==> flow/design.v <==
`timescale 1ns / 1ps
module PCPU(
	input clock,
	input enable,
	input reset,
	input start,
	input [15:0] d_datain,
	input [15:0] i_datain,
	input [3:0] select_y,
	output wire [7:0] d_addr,
	output wire [15:0] d_dataout,
	output wire d_we,
	output wire [7:0] i_addr,
	output reg [15:0] y
);
reg state,next_state;
reg [7:0] pc;
reg [15:0] id_ir,ex_ir,mem_ir,wb_ir;
reg [15:0] reg_A, reg_B, reg_C, reg_C1, smdr, smdr1, ALUo; 
reg dw, zf, nf, cf, cin;
reg [15:0] gr[0:7];
assign d_dataout = smdr1;
assign d_we = dw;
assign d_addr = reg_C[7:0];
assign i_addr = pc;
always @(posedge clock or negedge reset)
	begin
		if (!reset)
			state <= 1'b0;
		else
			state <= next_state;
	end
always @(*)
	begin
		case (state)
			1'b0 : 
				if ((enable == 1'b1) && (start == 1'b1))  
					next_state <= 1'b1;
				else	
					next_state <= 1'b0;
			1'b1 :
				if ((enable == 1'b0) || (wb_ir[15:11] == 5'b00001)) 
					next_state <= 1'b0;
				else
					next_state <= 1'b1;
		endcase
	end
always @(posedge clock or negedge reset)
	begin
		if (!reset)
			begin
				id_ir <= 16'b0000_0000_0000_0000;
				pc <= 8'b0000_0000;
			end
		else if (state ==1'b1)
			begin	
            if((ex_ir[15:11] == 5'b11010 && zf == 1'b1) || (ex_ir[15:11] == 5'b11100 && nf == 1'b1)
				    ||(ex_ir[15:11] == 5'b11011 && zf == 1'b0) || (ex_ir[15:11] == 5'b11101 && nf == 1'b0)
					 ||(ex_ir[15:11] == 5'b11110 && cin == 1'b1) || (ex_ir[15:11] == 5'b11111 && cin == 1'b0)
					 || ex_ir[15:11] == 5'b11001)
					begin
					   pc <= ALUo[7:0];
					   id_ir <= 16'b0; 
				   end
				else if(id_ir[15:11] == 5'b11000)
				   begin
                  pc <= id_ir[7:0];	 
					   id_ir <= 16'b0;
               end
				else if(id_ir[15:11] == 5'b00001)  
					begin 
					   pc <= pc; 
					   id_ir <= id_ir; 
					end		
				else if((id_ir[15:11] == 5'b00010)&&(i_datain[15:11]!=5'b11000)&&(i_datain[15:11]!=5'b00000)&&(i_datain[15:11]!=5'b00001)) 
		         begin
		           if((id_ir[10:8]==i_datain[2:0])&&((i_datain[15:11]==5'b01000)||(i_datain[15:11]==5'b10001)
					   ||(i_datain[15:11]==5'b01010)||(i_datain[15:11]==5'b10010)||(i_datain[15:11]==5'b01100)||(i_datain[15:11]==5'b01101)
						||(i_datain[15:11]==5'b01110)||(i_datain[15:11]==5'b01111)))
			           begin
			             pc <= pc;
			             id_ir <= 16'b0;
			           end
			        else if((id_ir[10:8]==i_datain[6:4])&&((i_datain[15:11]==5'b00010)||(i_datain[15:11]==5'b00011)||(i_datain[15:11]==5'b01000)
				      ||(i_datain[15:11]==5'b10001)||(i_datain[15:11]==5'b01010)||(i_datain[15:11]==5'b10010)||(i_datain[15:11]==5'b01101)
						||(i_datain[15:11]==5'b01110)||(i_datain[15:11]==5'b01111)||(i_datain[15:11]==5'b01100)||(i_datain[15:11]==5'b00100)
						||(i_datain[15:11]==5'b00110)||(i_datain[15:11]==5'b00101)||(i_datain[15:11]==5'b00111)))
			           begin
			             pc <= pc;
			             id_ir <= 16'b0;
			           end
		           else if((id_ir[10:8]==i_datain[10:8])&&((i_datain[15:11]==5'b00011)||(i_datain[15:11]==5'b10000)
				      ||(i_datain[15:11]==5'b01011)||(i_datain[15:11]==5'b11001)||(i_datain[15:11]==5'b11010)||(i_datain[15:11]==5'b11011)
					   ||(i_datain[15:11]==5'b11100)||(i_datain[15:11]==5'b11101)||(i_datain[15:11]==5'b11110)||(i_datain[15:11]==5'b11111)||(i_datain[15:11]==5'b01001)))
			           begin
			             pc <= pc;
			             id_ir <= 16'b0;
			           end
					  else
					     begin
						    pc <= pc + 1'b1;
			             id_ir <= i_datain;
						  end
				   end
				else
				   begin
					   pc <= pc + 1'b1;
					   id_ir <= i_datain;
					end
			end
         else if(state==1'b0)
				begin
				   id_ir <= id_ir;
					pc <= pc;
				end			
	end
always @(posedge clock or negedge reset)
	begin
		if (!reset)
			begin
				ex_ir <= 16'b0000_0000_0000_0000;
				reg_A <= 16'b0000_0000_0000_0000;
				reg_B <= 16'b0000_0000_0000_0000; 
				smdr <= 16'b0000_0000_0000_0000;
			end
		else if(state == 1'b1 && ((ex_ir[15:11]==5'b11010 && zf==1'b1) ||(ex_ir[15:11]==5'b11011 && zf==1'b0) 
		      ||(ex_ir[15:11]==5'b11100 && nf==1'b1) || (ex_ir[15:11]==5'b11101 && nf==1'b0) ||(ex_ir[15:11]==5'b11110 && cin==1'b1)
            ||(ex_ir[15:11]==5'b11111 && cin==1'b0) || ex_ir[15:11]==5'b11001))
              ex_ir <= 16'b0;
      else if (state == 1'b1)
			begin
				ex_ir <= id_ir;
				if ((id_ir[15:11] == 5'b11010) || (id_ir[15:11] == 5'b11011) || (id_ir[15:11] == 5'b11100) || (id_ir[15:11] == 5'b11101) 
				  || (id_ir[15:11] == 5'b11110) || (id_ir[15:11] == 5'b11111) || (id_ir[15:11] == 5'b10000) || (id_ir[15:11] == 5'b01001) 
				  || (id_ir[15:11] == 5'b01011) || (id_ir[15:11] == 5'b11001)) 
				  begin
				   if(id_ir[10:8]==ex_ir[10:8]&&(ex_ir[15:11] == 5'b01000 || ex_ir[15:11] == 5'b10000 || ex_ir[15:11] == 5'b01001 || ex_ir[15:11] == 5'b01010
						  || ex_ir[15:11] == 5'b01011 || ex_ir[15:11] == 5'b10001 || ex_ir[15:11] == 5'b10010 || ex_ir[15:11] == 5'b01101 
						  || ex_ir[15:11] == 5'b01110 || ex_ir[15:11] == 5'b01111 || ex_ir[15:11] == 5'b00100 || ex_ir[15:11] == 5'b00110
						  || ex_ir[15:11] == 5'b00101 || ex_ir[15:11] == 5'b00111 ))
					   reg_A <= ALUo; 
					else if(id_ir[10:8] == mem_ir[10:8]&&(mem_ir[15:11] == 5'b01000 || mem_ir[15:11] == 5'b10000 || mem_ir[15:11] == 5'b01001 
						    || mem_ir[15:11] == 5'b01010 || mem_ir[15:11] == 5'b01011 || mem_ir[15:11] == 5'b10001 
							 || mem_ir[15:11] == 5'b10010 || mem_ir[15:11] == 5'b01101 || mem_ir[15:11] == 5'b01110 || mem_ir[15:11] == 5'b01111 
							 || mem_ir[15:11] == 5'b00100 || mem_ir[15:11] == 5'b00110 || mem_ir[15:11] == 5'b00101 || mem_ir[15:11] == 5'b00111 
							 || mem_ir[15:11] == 5'b00010))
						     begin
							     if(mem_ir[15:11]==5'b00010)   
		                       reg_A <= d_datain;
		                    else
	                          reg_A <= reg_C;  
                       end
               else if(wb_ir[10:8] == id_ir[10:8]&&(wb_ir[15:11] == 5'b01000 || wb_ir[15:11] == 5'b10000 || wb_ir[15:11] == 5'b01001 || wb_ir[15:11] == 5'b01010
						    || wb_ir[15:11] == 5'b01011 || wb_ir[15:11] == 5'b10001 || wb_ir[15:11] == 5'b10010 || wb_ir[15:11] == 5'b01101 
						    || wb_ir[15:11] == 5'b01110 || wb_ir[15:11] == 5'b01111 || wb_ir[15:11] == 5'b00100 || wb_ir[15:11] == 5'b00110
						    || wb_ir[15:11] == 5'b00101 || wb_ir[15:11] == 5'b00111 || wb_ir[15:11] == 5'b00010 ))
                       reg_A <= reg_C1;					
					else
					   reg_A <= gr[(id_ir[10:8])]; 
				  end
				else if(id_ir[15:11] == 5'b00010 || id_ir[15:11] == 5'b00011 || id_ir[15:11] == 5'b01000 || id_ir[15:11] == 5'b01010 
				        || id_ir[15:11] == 5'b10001 || id_ir[15:11] == 5'b10010 || id_ir[15:11] == 5'b01100 || id_ir[15:11] == 5'b01101 
						  || id_ir[15:11] == 5'b01110 || id_ir[15:11] == 5'b01111 || id_ir[15:11] == 5'b00100 || id_ir[15:11] == 5'b00110 
						  || id_ir[15:11] == 5'b00101 || id_ir[15:11] == 5'b00111) 
				    begin
					   if( (ex_ir[15:11] == 5'b01000 || ex_ir[15:11] == 5'b10000 || ex_ir[15:11] == 5'b01001 || ex_ir[15:11] == 5'b01010
						  || ex_ir[15:11] == 5'b01011 || ex_ir[15:11] == 5'b10001 || ex_ir[15:11] == 5'b10010 || ex_ir[15:11] == 5'b01101 
						  || ex_ir[15:11] == 5'b01110 || ex_ir[15:11] == 5'b01111 || ex_ir[15:11] == 5'b00100 || ex_ir[15:11] == 5'b00110
						  || ex_ir[15:11] == 5'b00101 || ex_ir[15:11] == 5'b00111 )&& ex_ir[10:8] == id_ir[6:4])
						    reg_A <= ALUo;
						else if( (mem_ir[15:11] == 5'b01000 || mem_ir[15:11] == 5'b10000 || mem_ir[15:11] == 5'b01001 
						      || mem_ir[15:11] == 5'b01010 || mem_ir[15:11] == 5'b01011 || mem_ir[15:11] == 5'b10001 
							   || mem_ir[15:11] == 5'b10010 || mem_ir[15:11] == 5'b01101 || mem_ir[15:11] == 5'b01110 || mem_ir[15:11] == 5'b01111 
							   || mem_ir[15:11] == 5'b00100 || mem_ir[15:11] == 5'b00110 || mem_ir[15:11] == 5'b00101 || mem_ir[15:11] == 5'b00111 
							   || mem_ir[15:11] == 5'b00010)&& mem_ir[10:8] == id_ir[6:4])
							     if(mem_ir[15:11]==5'b00010)
	                          reg_A <= d_datain;
	                       else
							        reg_A <= reg_C;
						else if( (wb_ir[15:11] == 5'b01000 || wb_ir[15:11] == 5'b10000 || wb_ir[15:11] == 5'b01001 || wb_ir[15:11] == 5'b01010
						    || wb_ir[15:11] == 5'b01011 || wb_ir[15:11] == 5'b10001 || wb_ir[15:11] == 5'b10010 || wb_ir[15:11] == 5'b01101 
						    || wb_ir[15:11] == 5'b01110 || wb_ir[15:11] == 5'b01111 || wb_ir[15:11] == 5'b00100 || wb_ir[15:11] == 5'b00110
						    || wb_ir[15:11] == 5'b00101 || wb_ir[15:11] == 5'b00111 || wb_ir[15:11] == 5'b00010 )&& wb_ir[10:8] == id_ir[6:4])
							 reg_A <= reg_C1;
						else
						    reg_A <= gr[id_ir[6:4]]; 
					 end	
			   else if((mem_ir[15:11]==5'b11010 && zf==1'b1) ||(mem_ir[15:11]==5'b11011 && zf==1'b0) 
		          ||(mem_ir[15:11]==5'b11100 && nf==1'b1) || (mem_ir[15:11]==5'b11101 && nf==1'b0) ||(mem_ir[15:11]==5'b11110 && cin==1'b1)
                ||(mem_ir[15:11]==5'b11111 && cin==1'b0) || mem_ir[15:11]==5'b11001)
                    reg_A <= 16'b0;  
				else if(id_ir[15:11] == 5'b11000)
					reg_A <= 16'b0;
				else
					reg_A <= gr[id_ir[6:4]]; 
				if (id_ir[15:11] == 5'b00010 || id_ir[15:11] == 5'b00011 || id_ir[15:11] == 5'b00100 || (id_ir[15:11] == 5'b00110) 
				  || (id_ir[15:11] == 5'b00101) || (id_ir[15:11] == 5'b00111))
					reg_B <= {12'b0000_0000_0000, id_ir[3:0]}; 
				else if ((id_ir[15:11] == 5'b11010) || (id_ir[15:11] == 5'b11011) || (id_ir[15:11] == 5'b11100) || (id_ir[15:11] == 5'b11101)
				      || (id_ir[15:11] == 5'b11110) || (id_ir[15:11] == 5'b11111)
				      || (id_ir[15:11] == 5'b01001) || (id_ir[15:11] == 5'b01011) || (id_ir[15:11] == 5'b11001))
					reg_B <= {8'b0000_0000, id_ir[7:0]}; 
				else if(id_ir[15:11] == 5'b10000)
				   reg_B <= {id_ir[7:0], 8'b0000_0000}; 
				else if(id_ir[15:11] == 5'b01000 || id_ir[15:11] == 5'b01010 || id_ir[15:11] == 5'b10001 || id_ir[15:11] == 5'b10010 
				    || id_ir[15:11] == 5'b01100 || id_ir[15:11] == 5'b01101 || id_ir[15:11] == 5'b01110 || id_ir[15:11] == 5'b01111)
				   begin
					   if( (ex_ir[15:11] == 5'b01000 || ex_ir[15:11] == 5'b10000 || ex_ir[15:11] == 5'b01001 || ex_ir[15:11] == 5'b01010
						  || ex_ir[15:11] == 5'b01011 || ex_ir[15:11] == 5'b10001 || ex_ir[15:11] == 5'b10010 || ex_ir[15:11] == 5'b01101 
						  || ex_ir[15:11] == 5'b01110 || ex_ir[15:11] == 5'b01111 || ex_ir[15:11] == 5'b00100 || ex_ir[15:11] == 5'b00110
						  || ex_ir[15:11] == 5'b00101 || ex_ir[15:11] == 5'b00111 )&& ex_ir[10:8] == id_ir[2:0])
						    reg_B <= ALUo;
						else if( (mem_ir[15:11] == 5'b01000 || mem_ir[15:11] == 5'b10000 || mem_ir[15:11] == 5'b01001 
						   || mem_ir[15:11] == 5'b00010 || mem_ir[15:11] == 5'b01010 || mem_ir[15:11] == 5'b01011 || mem_ir[15:11] == 5'b10001 
							|| mem_ir[15:11] == 5'b10010 || mem_ir[15:11] == 5'b01101 || mem_ir[15:11] == 5'b01110 || mem_ir[15:11] == 5'b01111
							|| mem_ir[15:11] == 5'b00100 || mem_ir[15:11] == 5'b00110 || mem_ir[15:11] == 5'b00101 || mem_ir[15:11] == 5'b00111 )
							&& mem_ir[10:8] == id_ir[2:0])
                      begin
		                   if(mem_ir[15:11]==5'b00010)
		                       reg_B <= d_datain;
		                   else
		                       reg_B <= reg_C;
                      end
						else if( (wb_ir[15:11] == 5'b01000 || wb_ir[15:11] == 5'b10000 || wb_ir[15:11] == 5'b01001 || wb_ir[15:11] == 5'b01010
						   || wb_ir[15:11] == 5'b01011 || wb_ir[15:11] == 5'b10001 || wb_ir[15:11] == 5'b10010 || wb_ir[15:11] == 5'b01101 
						   || wb_ir[15:11] == 5'b01110 || wb_ir[15:11] == 5'b01111 || wb_ir[15:11] == 5'b00100 || wb_ir[15:11] == 5'b00110
						   || wb_ir[15:11] == 5'b00101 || wb_ir[15:11] == 5'b00111 || wb_ir[15:11] == 5'b00010)&& wb_ir[10:8] == id_ir[2:0])
							 reg_B <= reg_C1;
						else
						    reg_B <= gr[id_ir[2:0]]; 
					 end
				else if((mem_ir[15:11]==5'b11010 && zf==1'b1) ||(mem_ir[15:11]==5'b11011 && zf==1'b0) 
		          ||(mem_ir[15:11]==5'b11100 && nf==1'b1) || (mem_ir[15:11]==5'b11101 && nf==1'b0) ||(mem_ir[15:11]==5'b11110 && cin==1'b1)
                ||(mem_ir[15:11]==5'b11111 && cin==1'b0) || mem_ir[15:11]==5'b11001)
                    reg_B <= 16'b0; 
				else if(id_ir[15:11] == 5'b11000)
				   reg_B <= 16'b0;
				else
					reg_B <= gr[id_ir[2:0]]; 
			   if (id_ir[15:11] == 5'b00011)
				   begin
					  if(id_ir[10:8] == ex_ir[10:8] && (ex_ir[15:11] == 5'b01000 || ex_ir[15:11] == 5'b10000 || ex_ir[15:11] == 5'b01001 
					     || ex_ir[15:11] == 5'b01010 || ex_ir[15:11] == 5'b01011 || ex_ir[15:11] == 5'b10001 || ex_ir[15:11] == 5'b10010 
					     || ex_ir[15:11] == 5'b01101 || ex_ir[15:11] == 5'b01110 || ex_ir[15:11] == 5'b01111 || ex_ir[15:11] == 5'b00100 
					     || ex_ir[15:11] == 5'b00110 || ex_ir[15:11] == 5'b00101 || ex_ir[15:11] == 5'b00111 ))
						   smdr <= ALUo;
					  else if(id_ir[10:8] == mem_ir[10:8] && (mem_ir[15:11] == 5'b01000 || mem_ir[15:11] == 5'b10000 
					     || mem_ir[15:11] == 5'b01001 || mem_ir[15:11] == 5'b01010 || mem_ir[15:11] == 5'b01011 || mem_ir[15:11] == 5'b10001 
						  || mem_ir[15:11] == 5'b10010 || mem_ir[15:11] == 5'b01101 || mem_ir[15:11] == 5'b01110 || mem_ir[15:11] == 5'b01111
						  || mem_ir[15:11] == 5'b00100 || mem_ir[15:11] == 5'b00110 || mem_ir[15:11] == 5'b00101 || mem_ir[15:11] == 5'b00111
						  || mem_ir[15:11] == 5'b00010))
						   begin
		                  if(mem_ir[15:11]==5'b00010)
		                      smdr <= d_datain;
		                  else
		                      smdr <= reg_C;                  
                     end
					  else if(id_ir[10:8] == wb_ir[10:8] && (wb_ir[15:11] == 5'b01000 || wb_ir[15:11] == 5'b10000 
					     || wb_ir[15:11] == 5'b00010 || wb_ir[15:11] == 5'b01001 || wb_ir[15:11] == 5'b01010 || wb_ir[15:11] == 5'b01011 
						  || wb_ir[15:11] == 5'b10001 || wb_ir[15:11] == 5'b10010 || wb_ir[15:11] == 5'b01101 || wb_ir[15:11] == 5'b01110 
						  || wb_ir[15:11] == 5'b01111 || wb_ir[15:11] == 5'b00100 || wb_ir[15:11] == 5'b00110 || wb_ir[15:11] == 5'b00101 
						  || wb_ir[15:11] == 5'b00111 ))
						   smdr <= reg_C1;
					  else
					      smdr <= gr[id_ir[10:8]];
					end
				else
				    smdr <= gr[id_ir[10:8]];
			end
   end
reg signed [15:0] reg_A1; 
always @(*)
begin
  reg_A1 <= reg_A;
end
always @(*)
	begin
	  if(ex_ir[15:11] == 5'b01000 || ex_ir[15:11] == 5'b10000 || ex_ir[15:11] == 5'b01001) 
	     {cf, ALUo} <= reg_A + reg_B;
	  else if(ex_ir[15:11] == 5'b01100 || (ex_ir[15:11] == 5'b01010) || (ex_ir[15:11] == 5'b01011))
	     {cf, ALUo} <= reg_A - reg_B;
	  else if(ex_ir[15:11] == 5'b10001)
	     {cf, ALUo} <= reg_A + reg_B + cin;
	  else if(ex_ir[15:11] == 5'b10010)
	     {cf, ALUo} <= reg_A - reg_B - cin;
     else if(ex_ir[15:11] == 5'b01101)
        {cf, ALUo} <= reg_A & reg_B; 	  
	  else if(ex_ir[15:11] == 5'b01110)
	     {cf, ALUo} <= reg_A | reg_B;
	  else if(ex_ir[15:11] == 5'b01111)
	     {cf, ALUo} <= reg_A ^ reg_B;
	  else if(ex_ir[15:11] == 5'b00100)
	     {cf, ALUo} <= reg_A << reg_B;
	  else if(ex_ir[15:11] == 5'b00110)
	     {cf, ALUo} <= reg_A >> reg_B;
	  else if(ex_ir[15:11] == 5'b00101)
	     {cf, ALUo} <= reg_A <<< reg_B;
	  else if(ex_ir[15:11] == 5'b00111)
	     {cf, ALUo} <= reg_A1 >>> reg_B;
	  else if(ex_ir[15:11] == 5'b00010 || ex_ir[15:11] == 5'b00011 
	         || ex_ir[15:11] == 5'b11100 || ex_ir[15:11] == 5'b11101 || ex_ir[15:11] == 5'b11010 || ex_ir[15:11] == 5'b11011
				|| ex_ir[15:11] == 5'b11110 || ex_ir[15:11] == 5'b11111 || ex_ir[15:11] == 5'b11001)
		  {cf, ALUo} <= reg_A + reg_B;
	  else 
	     {cf, ALUo} <= 17'b0;
	end		
always @(posedge clock or negedge reset)
	begin
		if (!reset)
			begin
				mem_ir <= 16'b0000_0000_0000_0000;
				reg_C <= 16'b0000_0000_0000_0000;
				smdr1 <= 16'b0000_0000_0000_0000;
				zf <= 1'b0;
				nf <= 1'b0;
				cin <= 1'b0;
				dw <= 1'b0;
			end	
	   else if (state == 1'b1)
			begin
				mem_ir <= ex_ir;
				reg_C <= ALUo;
				if ((ex_ir[15:11] == 5'b01000) || (ex_ir[15:11] == 5'b01100) || (ex_ir[15:11] == 5'b10000) || (ex_ir[15:11] == 5'b01001) 
				 || (ex_ir[15:11] == 5'b10001) || (ex_ir[15:11] == 5'b01010) || (ex_ir[15:11] == 5'b01011) || (ex_ir[15:11] == 5'b10010))
					begin
						if (ALUo == 16'b0000_0000_0000_0000)
							zf <= 1'b1; 
						else
							zf <= 1'b0;
						if (ALUo[15] == 1'b1) 
							nf <= 1'b1;
						else
							nf <= 1'b0;
					end
				else
				  begin
				     zf <= zf;
					  nf <= nf;
				  end
				if ((ex_ir[15:11] == 5'b01000) || (ex_ir[15:11] == 5'b10000) || (ex_ir[15:11] == 5'b01001) || (ex_ir[15:11] == 5'b10001)
				 || (ex_ir[15:11] == 5'b01010) || (ex_ir[15:11] == 5'b01011) || (ex_ir[15:11] == 5'b10010))					
					  cin <= cf;
				else
					  cin <= cin; 
				if (ex_ir[15:11] == 5'b00011)
					begin
						dw <= 1'b1; 
						smdr1 <= smdr;
					end
				else
				   begin
					   dw <= 1'b0;
						smdr1 <= 16'b0;
					end
			end
   end	  
always @(posedge clock or negedge reset)
	begin
		if (!reset)
			begin
				wb_ir <= 16'b0000_0000_0000_0000;
				reg_C1 <= 16'b0000_0000_0000_0000;
			end	
		else if (state == 1'b1)
			begin
				wb_ir <= mem_ir;
				if (mem_ir[15:11] == 5'b00010)
						reg_C1 <= d_datain;
				else
						reg_C1 <= reg_C;
			end
   end		
always @(posedge clock or negedge reset)
	begin
		if (!reset)
			begin
				gr[7] <= 16'b0000_0000_0000_0000;
				gr[6] <= 16'b0000_0000_0000_0000;
				gr[5] <= 16'b0000_0000_0000_0000;
				gr[4] <= 16'b0000_0000_0000_0000;
				gr[3] <= 16'b0000_0000_0000_0000;
				gr[2] <= 16'b0000_0000_0000_0000;
				gr[1] <= 16'b0000_0000_0000_0000;
				gr[0] <= 16'b0000_0000_0000_0000;
			end	
		else if (state == 1'b1)
			begin
				if ((wb_ir[15:11] == 5'b00010) || (wb_ir[15:11] == 5'b01000) || (wb_ir[15:11] == 5'b10000) || (wb_ir[15:11] == 5'b01001)
				 || (wb_ir[15:11] == 5'b10001) || (wb_ir[15:11] == 5'b01010) || (wb_ir[15:11] == 5'b01011) || (wb_ir[15:11] == 5'b10010)
				 ||(wb_ir[15:11] == 5'b01101) ||(wb_ir[15:11] == 5'b01110) ||(wb_ir[15:11] == 5'b01111) || (wb_ir[15:11] == 5'b00100)
				 ||(wb_ir[15:11] == 5'b00110) ||(wb_ir[15:11] == 5'b00101) || (wb_ir[15:11] == 5'b00111))
					gr[wb_ir[10:8]] <= reg_C1; 
				else
				   gr[wb_ir[10:8]] <= gr[wb_ir[10:8]];
			end
   end		
always @(*)
begin
	case(select_y)
		4'b0000: y <= pc;
		4'b0001: y <= id_ir;
		4'b0010: y <= reg_A;
		4'b0011: y <= reg_B;
		4'b0100: y <= reg_C;
		4'b0101: y <= reg_C1;
		4'b0110: y <= {15'b000000000000000,zf};
		4'b0111: y <= {15'b000000000000000,cin};
		4'b1000: y <= {15'b000000000000000,nf};
		4'b1001: y <= gr[1];
		4'b1010: y <= gr[2];
		4'b1011: y <= gr[3];
		4'b1100: y <= gr[4];
		4'b1101: y <= gr[5];
		4'b1110: y <= gr[6];
		4'b1111: y <= gr[7];
endcase
end
endmodule
==> reports on PCPU <==
Tool chain data of PCPU

Module PCPU before and after one edit of its RTL, step after step.
"before" refers to lines of the RTL above, "after" to lines of the edited file.
"difference" is "after" less "before", of the values as shown; "rel. change" is that difference over "before", in percent.
Operators: Yosys type, input widths -> output width; for muxes data width and select width s.
A cell with -- has no value.

Top: PCPU
Clock port: clock
Standard-cell library: sky130hd
Library corner: tt_025C_1v80

The edit

Unified diff, file above to edited file.
The edited RTL no longer does the same as the RTL above: the edit was made by script, with no optimisation intended.

```diff
@@ -293,5 +293,5 @@
 	     {cf, ALUo} <= reg_A << reg_B;
 	  else if(ex_ir[15:11] == 5'b00110)
-	     {cf, ALUo} <= reg_A >> reg_B;
+	     {cf, ALUo} <= reg_A >> 2;
 	  else if(ex_ir[15:11] == 5'b00101)
 	     {cf, ALUo} <= reg_A <<< reg_B;
```

Word level

Source: Yosys, flattened and elaborated. Widths are those after wreduce. Registers that Yosys merges into a memory's read port (data or address) are not register bits. Print and check cells do not count.

Word-level totals:

| element                    | before | after | difference | rel. change (%) |
| bits in registers          | 301    | 301   | 0          | 0.00 |
| input port bits            | 40     | 40    | 0          | 0.00 |
| output and inout port bits | 49     | 49    | 0          | 0.00 |
| word-level cells           | 541    | 540   | -1         | -0.18 |

Operators by class:

| element                          | before | after | difference | rel. change (%) |
| $add $sub $neg                   | 5      | 5     | 0          | 0.00 |
| equality and inequality tests    | 174    | 174   | 0          | 0.00 |
| shift-type cells                 | 4      | 3     | -1         | -25.00 |
| multiplexer cells                | 88     | 88    | 0          | 0.00 |
| bitwise operators                | 9      | 9     | 0          | 0.00 |
| reductions and logical operators | 237    | 237   | 0          | 0.00 |

Operators with widths:

| operator            | before | after | difference | rel. change (%) |
| $shr 16x16->17      | 1      | 0     | -1         | -100.00 |
| $logic_or 1x1->1    | 186    | 186   | 0          | 0.00 |
| $mux 16             | 58     | 58    | 0          | 0.00 |
| $eq 5x5->1 const B  | 44     | 44    | 0          | 0.00 |
| $eq 5x4->1 const B  | 38     | 38    | 0          | 0.00 |
| $logic_and 1x1->1   | 30     | 30    | 0          | 0.00 |
| $eq 5x3->1 const B  | 20     | 20    | 0          | 0.00 |
| $eq 3x3->1 const B  | 16     | 16    | 0          | 0.00 |
| $eq 3x3->1          | 13     | 13    | 0          | 0.00 |
| $mux 17             | 12     | 12    | 0          | 0.00 |
| $reduce_and 2->1    | 12     | 12    | 0          | 0.00 |
| $eq 3x2->1 const B  | 8      | 8     | 0          | 0.00 |
| $eq 4x4->1 const B  | 8      | 8     | 0          | 0.00 |
| $eq 5x2->1 const B  | 8      | 8     | 0          | 0.00 |
| $mux 8              | 7      | 7     | 0          | 0.00 |
| $not 1->1           | 6      | 6     | 0          | 0.00 |
| $mux 1              | 5      | 5     | 0          | 0.00 |
| $eq 3x1->1 const B  | 4      | 4     | 0          | 0.00 |
| $eq 4x3->1 const B  | 4      | 4     | 0          | 0.00 |
| $logic_not 3->1     | 4      | 4     | 0          | 0.00 |
| $ne 4x3->1 const B  | 3      | 3     | 0          | 0.00 |
| $pmux 16 s8         | 3      | 3     | 0          | 0.00 |
| $eq 4x2->1 const B  | 2      | 2     | 0          | 0.00 |
| $eq 5x1->1 const B  | 2      | 2     | 0          | 0.00 |
| $add 16x16->17      | 1      | 1     | 0          | 0.00 |
| $add 17x1->17       | 1      | 1     | 0          | 0.00 |
| $add 8x1->8 const B | 1      | 1     | 0          | 0.00 |
| $and 16x16->16      | 1      | 1     | 0          | 0.00 |

Not every row of either side is listed.

Longest topological paths

Longest topological path by Yosys (ltp), each cell counted once; first at word level (registers and memories cut), then after technology mapping (sequential cells cut; the memories' decode and read muxes count).

Depth:

| element                       | before | after | difference | rel. change (%) |
| depth after elaboration       | 26     | 26    | 0          | 0.00 |
| ABC_AREA                      | 0      | 0     | --         | -- |
| gate-level depth with buffers | 18     | 17    | -1         | -5.56 |
| mapped depth without buffers  | 15     | 15    | 0          | 0.00 |

After synthesis

Source: synth_stat.txt of the flow (Yosys; design flattened, memories mapped). It holds for the ABC_AREA given above (unset counts as 0); a run with the other value may have another netlist.

Cells by type:

| cell type                 | before | after | difference | rel. change (%) |
| sky130_fd_sc_hd__a21oi_1  | 207    | 270   | +63        | +30.43 |
| sky130_fd_sc_hd__o21ai_0  | 304    | 350   | +46        | +15.13 |
| sky130_fd_sc_hd__mux4_2   | 73     | 37    | -36        | -49.32 |
| sky130_fd_sc_hd__clkbuf_1 | 213    | 238   | +25        | +11.74 |
| sky130_fd_sc_hd__a221oi_1 | 74     | 95    | +21        | +28.38 |
| sky130_fd_sc_hd__mux2i_1  | 112    | 129   | +17        | +15.18 |
| sky130_fd_sc_hd__o22ai_1  | 26     | 39    | +13        | +50.00 |
| sky130_fd_sc_hd__mux2_2   | 71     | 83    | +12        | +16.90 |
| sky130_fd_sc_hd__nor3_1   | 60     | 48    | -12        | -20.00 |
| sky130_fd_sc_hd__o211ai_1 | 48     | 60    | +12        | +25.00 |
| sky130_fd_sc_hd__o21ai_1  | 25     | 13    | -12        | -48.00 |
| sky130_fd_sc_hd__nand2_1  | 352    | 363   | +11        | +3.12 |
| sky130_fd_sc_hd__a22oi_1  | 46     | 57    | +11        | +23.91 |
| sky130_fd_sc_hd__buf_2    | 25     | 14    | -11        | -44.00 |
| sky130_fd_sc_hd__a22o_1   | 90     | 99    | +9         | +10.00 |
| sky130_fd_sc_hd__inv_1    | 90     | 99    | +9         | +10.00 |
| sky130_fd_sc_hd__a31oi_1  | 42     | 33    | -9         | -21.43 |
| sky130_fd_sc_hd__xnor2_1  | 32     | 41    | +9         | +28.12 |

Not every row of either side is listed.

Synthesis totals:

| element                            | before   | after    | difference | rel. change (%) |
| standard cells after synthesis     | 3,175    | 3,313    | +138       | +4.35 |
| synthesis area (um^2)              | 25,728.4 | 25,832.3 | +103.9     | +0.40 |
| sequential part of the area (um^2) | 6,931.6  | 6,931.6  | 0.0        | 0.00 |
| mapped flip-flops                  | 277      | 277      | 0          | 0.00 |
| buffer cells                       | 280      | 295      | +15        | +5.36 |

Timing after synthesis

Path of least setup slack by OpenSTA after synthesis, without wires, with an ideal clock, recovery checks aside; 20% of the period is set as input and as output delay. Where synthesis merged equal registers, the netlist keeps one of their names.

Path post-synthesis:

| element                           | before               | after                | difference | rel. change (%) |
| kind                              | register to register | register to register | --         | -- |
| start                             | register reg_B[2]    | register reg_B[1]    | --         | -- |
| end                               | register zf          | register zf          | --         | -- |
| clock period (ns)                 | 5.5                  | 5.5                  | 0.0        | 0.00 |
| setup time (ns)                   | 0.077                | 0.076                | -0.001     | -- |
| launch time at the first pin (ns) | 0.000                | 0.000                | 0.000      | -- |
| arrival (ns)                      | 4.140                | 4.538                | +0.398     | +9.61 |
| data required time (ns)           | 5.423                | 5.424                | +0.001     | +0.02 |
| setup slack (ns)                  | 1.283                | 0.885                | -0.398     | -- |
| delay of the path (ns)            | 4.217                | 4.614                | +0.397     | +9.41 |
| stages on the path                | 18                   | 16                   | -2         | -11.11 |
| path buffers                      | 4                    | 2                    | -2         | -50.00 |
| synthesis period reached (ns)     | 4.217                | 4.615                | +0.398     | +9.44 |

"delay of the path" = arrival - input delay + setup time.
"stages on the path": output pins that drive a net of the path, with the launching flip-flop's if there is one; two outputs of one cell count as two.
"synthesis period reached" is the clock period less the worst setup slack; recovery checks do not enter. This is arithmetic on one report: input and output delays are still those of the set period (20% each).
Between the ends stands the longest chain of elaborated cells between them, by number of cells; it is not shown to be the way that was timed. Of several equally long chains one is given.
Each line given opens the expression or statement behind the cell; cells for indexed reads and writes are added by Yosys, which also makes memories of some case tables.
A register here has more assigning lines than the two given.

Between the ends, post-synthesis, before:
Path through: sky130_fd_sc_hd__dfrtp_1 sky130_fd_sc_hd__buf_2 sky130_fd_sc_hd__inv_2 sky130_fd_sc_hd__buf_2 sky130_fd_sc_hd__buf_1 sky130_fd_sc_hd__ha_1 sky130_fd_sc_hd__buf_6 sky130_fd_sc_hd__a21o_1 sky130_fd_sc_hd__a31oi_1 sky130_fd_sc_hd__nand4_1 sky130_fd_sc_hd__nor4_2 sky130_fd_sc_hd__nor4b_4 sky130_fd_sc_hd__xnor2_1 sky130_fd_sc_hd__nor2_1 sky130_fd_sc_hd__a2111oi_2 sky130_fd_sc_hd__nor4b_1 sky130_fd_sc_hd__nand4_1 sky130_fd_sc_hd__o21ai_1
Cells in the longest elaborated chain: 15
Elaborated cells on any way between the ends: 25
Those cells by class: 4 x add/sub; 4 x shift; 13 x mux; 3 x logic; 1 x reduce/logical

Ends and longest elaborated chain, post-synthesis, before:

| element          | RTL line | text |
| from (decl)      | 19       | `reg [15:0] reg_A, reg_B, reg_C, reg_C1, smdr, smdr1, ALUo;` |
| from (assign)    | 198      | `reg_B <= {12'b0000_0000_0000, id_ir[3:0]};` |
| from (assign)    | 202      | `reg_B <= {8'b0000_0000, id_ir[7:0]};` |
| $add 16x16->17   | 303      | `{cf, ALUo} <= reg_A + reg_B;` |
| $mux 17          | 300      | `else if(ex_ir[15:11] == 5'b00010 \|\| ex_ir[15:11] == 5'b00011` |
| $mux 17          | 298      | `else if(ex_ir[15:11] == 5'b00111)` |
| $mux 17          | 296      | `else if(ex_ir[15:11] == 5'b00101)` |
| $mux 17          | 294      | `else if(ex_ir[15:11] == 5'b00110)` |
| $mux 17          | 292      | `else if(ex_ir[15:11] == 5'b00100)` |
| $mux 17          | 290      | `else if(ex_ir[15:11] == 5'b01111)` |
| $mux 17          | 288      | `else if(ex_ir[15:11] == 5'b01110)` |
| $mux 17          | 286      | `else if(ex_ir[15:11] == 5'b01101)` |
| $mux 17          | 284      | `else if(ex_ir[15:11] == 5'b10010)` |
| $mux 17          | 282      | `else if(ex_ir[15:11] == 5'b10001)` |
| $mux 17          | 280      | `else if(ex_ir[15:11] == 5'b01100 \|\| (ex_ir[15:11] == 5'b01010) \|\| (ex_ir[15:11] == 5'b01011))` |
| $mux 17          | 278      | `if(ex_ir[15:11] == 5'b01000 \|\| ex_ir[15:11] == 5'b10000 \|\| ex_ir[15:11] == 5'b01001)` |
| $logic_not 16->1 | 326      | `if (ALUo == 16'b0000_0000_0000_0000)` |
| $mux 1           | 326      |  |
| to (assign)      | 327      | `zf <= 1'b1;` |
| to (assign)      | 337      | `zf <= zf;` |
| to (decl)        | 20       | `reg dw, zf, nf, cf, cin;` |

Between the ends, post-synthesis, after:
Path through: sky130_fd_sc_hd__dfrtp_1 sky130_fd_sc_hd__clkbuf_1 sky130_fd_sc_hd__clkbuf_1 sky130_fd_sc_hd__inv_1 sky130_fd_sc_hd__ha_1 sky130_fd_sc_hd__or2_1 sky130_fd_sc_hd__a211oi_2 sky130_fd_sc_hd__nor3_1 sky130_fd_sc_hd__a211o_1 sky130_fd_sc_hd__or4_4 sky130_fd_sc_hd__nor4_4 sky130_fd_sc_hd__a31oi_1 sky130_fd_sc_hd__o31ai_2 sky130_fd_sc_hd__a31oi_2 sky130_fd_sc_hd__or4_1 sky130_fd_sc_hd__o21ai_1
Cells in the longest elaborated chain: 15
Elaborated cells on any way between the ends: 24
Those cells by class: 4 x add/sub; 3 x shift; 13 x mux; 3 x logic; 1 x reduce/logical

Ends and longest elaborated chain, post-synthesis, after:

| element          | RTL line | text |
| from (decl)      | 19       | `reg [15:0] reg_A, reg_B, reg_C, reg_C1, smdr, smdr1, ALUo;` |
| from (assign)    | 198      | `reg_B <= {12'b0000_0000_0000, id_ir[3:0]};` |
| from (assign)    | 202      | `reg_B <= {8'b0000_0000, id_ir[7:0]};` |
| $add 16x16->17   | 303      | `{cf, ALUo} <= reg_A + reg_B;` |
| $mux 17          | 300      | `else if(ex_ir[15:11] == 5'b00010 \|\| ex_ir[15:11] == 5'b00011` |
| $mux 17          | 298      | `else if(ex_ir[15:11] == 5'b00111)` |
| $mux 17          | 296      | `else if(ex_ir[15:11] == 5'b00101)` |
| $mux 17          | 294      | `else if(ex_ir[15:11] == 5'b00110)` |
| $mux 17          | 292      | `else if(ex_ir[15:11] == 5'b00100)` |
| $mux 17          | 290      | `else if(ex_ir[15:11] == 5'b01111)` |
| $mux 17          | 288      | `else if(ex_ir[15:11] == 5'b01110)` |
| $mux 17          | 286      | `else if(ex_ir[15:11] == 5'b01101)` |
| $mux 17          | 284      | `else if(ex_ir[15:11] == 5'b10010)` |
| $mux 17          | 282      | `else if(ex_ir[15:11] == 5'b10001)` |
| $mux 17          | 280      | `else if(ex_ir[15:11] == 5'b01100 \|\| (ex_ir[15:11] == 5'b01010) \|\| (ex_ir[15:11] == 5'b01011))` |
| $mux 17          | 278      | `if(ex_ir[15:11] == 5'b01000 \|\| ex_ir[15:11] == 5'b10000 \|\| ex_ir[15:11] == 5'b01001)` |
| $logic_not 16->1 | 326      | `if (ALUo == 16'b0000_0000_0000_0000)` |
| $mux 1           | 326      |  |
| to (assign)      | 327      | `zf <= 1'b1;` |
| to (assign)      | 337      | `zf <= zf;` |
| to (decl)        | 20       | `reg dw, zf, nf, cf, cin;` |

Worst path after layout

From the final timing report of the runs of set A: the path of least setup slack in the routed layout; clock arrival at registers is part of the times.

Path after layout:

| element                           | before               | after             | difference | rel. change (%) |
| kind                              | register to register | input to output   | --         | -- |
| start                             | register reg_B[2]    | input select_y[0] | --         | -- |
| end                               | register smdr[6]     | output y[0]       | --         | -- |
| clock period (ns)                 | 5.23                 | 5.23              | 0.00       | 0.00 |
| input delay (ns)                  | --                   | 1.05              | --         | -- |
| output delay (ns)                 | --                   | 1.05              | --         | -- |
| setup time (ns)                   | 0.08                 | --                | --         | -- |
| launch time at the first pin (ns) | 0.55                 | 1.05              | +0.50      | +90.91 |
| arrival (ns)                      | 5.38                 | 4.03              | -1.35      | -25.09 |
| data required time (ns)           | 5.69                 | 4.18              | -1.51      | -26.54 |
| setup slack (ns)                  | 0.31                 | 0.16              | -0.15      | -- |
| stages on the path                | 14                   | 10                | -4         | -28.57 |
| path buffers                      | 1                    | 3                 | +2         | +200.00 |

Between the ends stands the longest chain of elaborated cells between them, by number of cells; it is not shown to be the way that was timed. Of several equally long chains one is given.
A register here has more assigning lines than the two given.

Between the ends, after layout, before:
Path through: sky130_fd_sc_hd__dfrtp_1 sky130_fd_sc_hd__inv_2 sky130_fd_sc_hd__ha_1 sky130_fd_sc_hd__a21oi_1 sky130_fd_sc_hd__o221ai_2 sky130_fd_sc_hd__xnor2_1 sky130_fd_sc_hd__or4_1 sky130_fd_sc_hd__o21ai_0 sky130_fd_sc_hd__a32oi_1 sky130_fd_sc_hd__buf_2 sky130_fd_sc_hd__nor2_1 sky130_fd_sc_hd__a21oi_1 sky130_fd_sc_hd__a21oi_1 sky130_fd_sc_hd__o21ai_0
Cells in the longest elaborated chain: 15
Elaborated cells on any way between the ends: 22
Those cells by class: 4 x add/sub; 4 x shift; 14 x mux

Ends and longest elaborated chain, after layout, before:

| element        | RTL line | text |
| from (decl)    | 19       | `reg [15:0] reg_A, reg_B, reg_C, reg_C1, smdr, smdr1, ALUo;` |
| from (assign)  | 198      | `reg_B <= {12'b0000_0000_0000, id_ir[3:0]};` |
| from (assign)  | 202      | `reg_B <= {8'b0000_0000, id_ir[7:0]};` |
| $add 16x16->17 | 303      | `{cf, ALUo} <= reg_A + reg_B;` |
| $mux 17        | 300      | `else if(ex_ir[15:11] == 5'b00010 \|\| ex_ir[15:11] == 5'b00011` |
| $mux 17        | 298      | `else if(ex_ir[15:11] == 5'b00111)` |
| $mux 17        | 296      | `else if(ex_ir[15:11] == 5'b00101)` |
| $mux 17        | 294      | `else if(ex_ir[15:11] == 5'b00110)` |
| $mux 17        | 292      | `else if(ex_ir[15:11] == 5'b00100)` |
| $mux 17        | 290      | `else if(ex_ir[15:11] == 5'b01111)` |
| $mux 17        | 288      | `else if(ex_ir[15:11] == 5'b01110)` |
| $mux 17        | 286      | `else if(ex_ir[15:11] == 5'b01101)` |
| $mux 17        | 284      | `else if(ex_ir[15:11] == 5'b10010)` |
| $mux 17        | 282      | `else if(ex_ir[15:11] == 5'b10001)` |
| $mux 17        | 280      | `else if(ex_ir[15:11] == 5'b01100 \|\| (ex_ir[15:11] == 5'b01010) \|\| (ex_ir[15:11] == 5'b01011))` |
| $mux 17        | 278      | `if(ex_ir[15:11] == 5'b01000 \|\| ex_ir[15:11] == 5'b10000 \|\| ex_ir[15:11] == 5'b01001)` |
| $mux 16        | 242      | `if(id_ir[10:8] == ex_ir[10:8] && (ex_ir[15:11] == 5'b01000 \|\| ex_ir[15:11] == 5'b10000 \|\| ex_ir[15:11] == 5'b0 ...` |
| $mux 16        | 240      | `if (id_ir[15:11] == 5'b00011)` |
| to (assign)    | 246      | `smdr <= ALUo;` |
| to (assign)    | 254      | `smdr <= d_datain;` |
| to (decl)      | 19       |  |

Between the ends, after layout, after:
Path through: sky130_fd_sc_hd__clkdlybuf4s50_1 sky130_fd_sc_hd__nand2b_1 sky130_fd_sc_hd__nor2_1 sky130_fd_sc_hd__buf_4 sky130_fd_sc_hd__a22o_1 sky130_fd_sc_hd__a221oi_1 sky130_fd_sc_hd__o21ai_0 sky130_fd_sc_hd__nor2_1 sky130_fd_sc_hd__a21oi_1 sky130_fd_sc_hd__clkdlybuf4s50_1
Cells in the longest elaborated chain: 2
Elaborated cells on any way between the ends: 17
Source lines of those cells: 1
Those cells by class: 15 x eq/ne; 1 x mux; 1 x reduce/logical

Ends and longest elaborated chain, after layout, after:

| element      | RTL line | text |
| from (decl)  | 9        | `input [3:0] select_y,` |
| $eq 4x4->1   | 399      | `case(select_y)` |
| $pmux 16 s16 | 399      |  |
| to (decl)    | 14       | `output reg [15:0] y` |

Flow runs

Both versions went through the flow (Yosys, OpenROAD) with the same settings in each pair. Constraints: input delay and output delay 20% of the set period each, output load 0.01 pF.

Flow settings, set A:
CORE_UTILIZATION: 40
period_ns: 5.23
CAP_MARGIN: 20
CORE_MARGIN: 2
SLEW_MARGIN: 20

Results, set A:

| element                                   | before   | after    | difference | rel. change (%) |
| mapped cell area after synthesis (um^2)   | 25,728.4 | 25,832.3 | +103.9     | +0.40 |
| total die area (um^2)                     | 66,365.5 | 66,628.5 | +263.0     | +0.40 |
| standard-cell area after routing (um^2)   | 29,006.6 | 29,396.9 | +390.3     | +1.35 |
| utilization of the finished layout (%)    | 45.8     | 45.9     | +0.1       | -- |
| worst setup slack after layout (ns)       | 0.306    | 0.158    | -0.148     | -- |
| total negative slack on setup checks (ns) | 0.000    | 0.000    | 0.000      | -- |
| worst hold slack after layout (ns)        | 0.477    | 0.483    | +0.006     | -- |
| reached clock period (ns)                 | 4.924    | 5.072    | +0.148     | +3.01 |

Flow settings, set B:
ABC_AREA: 0
CELL_PAD_IN_SITES_DETAIL_PLACEMENT: 0
CORE_ASPECT_RATIO: 0.76
CORE_UTILIZATION: 23
GPL_TIMING_DRIVEN: 0
MAX_ROUTING_LAYER: met4
PLACE_DENSITY_LB_ADDON: 0.18
SLEW_MARGIN: 40
TNS_END_PERCENT: 95
period_ns: 5.84
CAP_MARGIN: 20
CORE_MARGIN: 2

Results, set B:

| element                                   | before    | after     | difference | rel. change (%) |
| mapped cell area after synthesis (um^2)   | 25,728.4  | 25,832.3  | +103.9     | +0.40 |
| total die area (um^2)                     | 114,580.0 | 115,036.0 | +456.0     | +0.40 |
| standard-cell area after routing (um^2)   | 30,061.3  | 30,568.1  | +506.8     | +1.69 |
| utilization of the finished layout (%)    | 27.2      | 27.3      | +0.1       | -- |
| worst setup slack after layout (ns)       | -0.040    | -0.021    | +0.019     | -- |
| total negative slack on setup checks (ns) | -0.056    | -0.027    | +0.029     | -- |
| reached clock period (ns)                 | 5.880     | 5.861     | -0.019     | -0.32 |

"reached clock period" means the clock period less the worst setup slack. The figure is calculated, with input and output delays left at 20% of the set period.
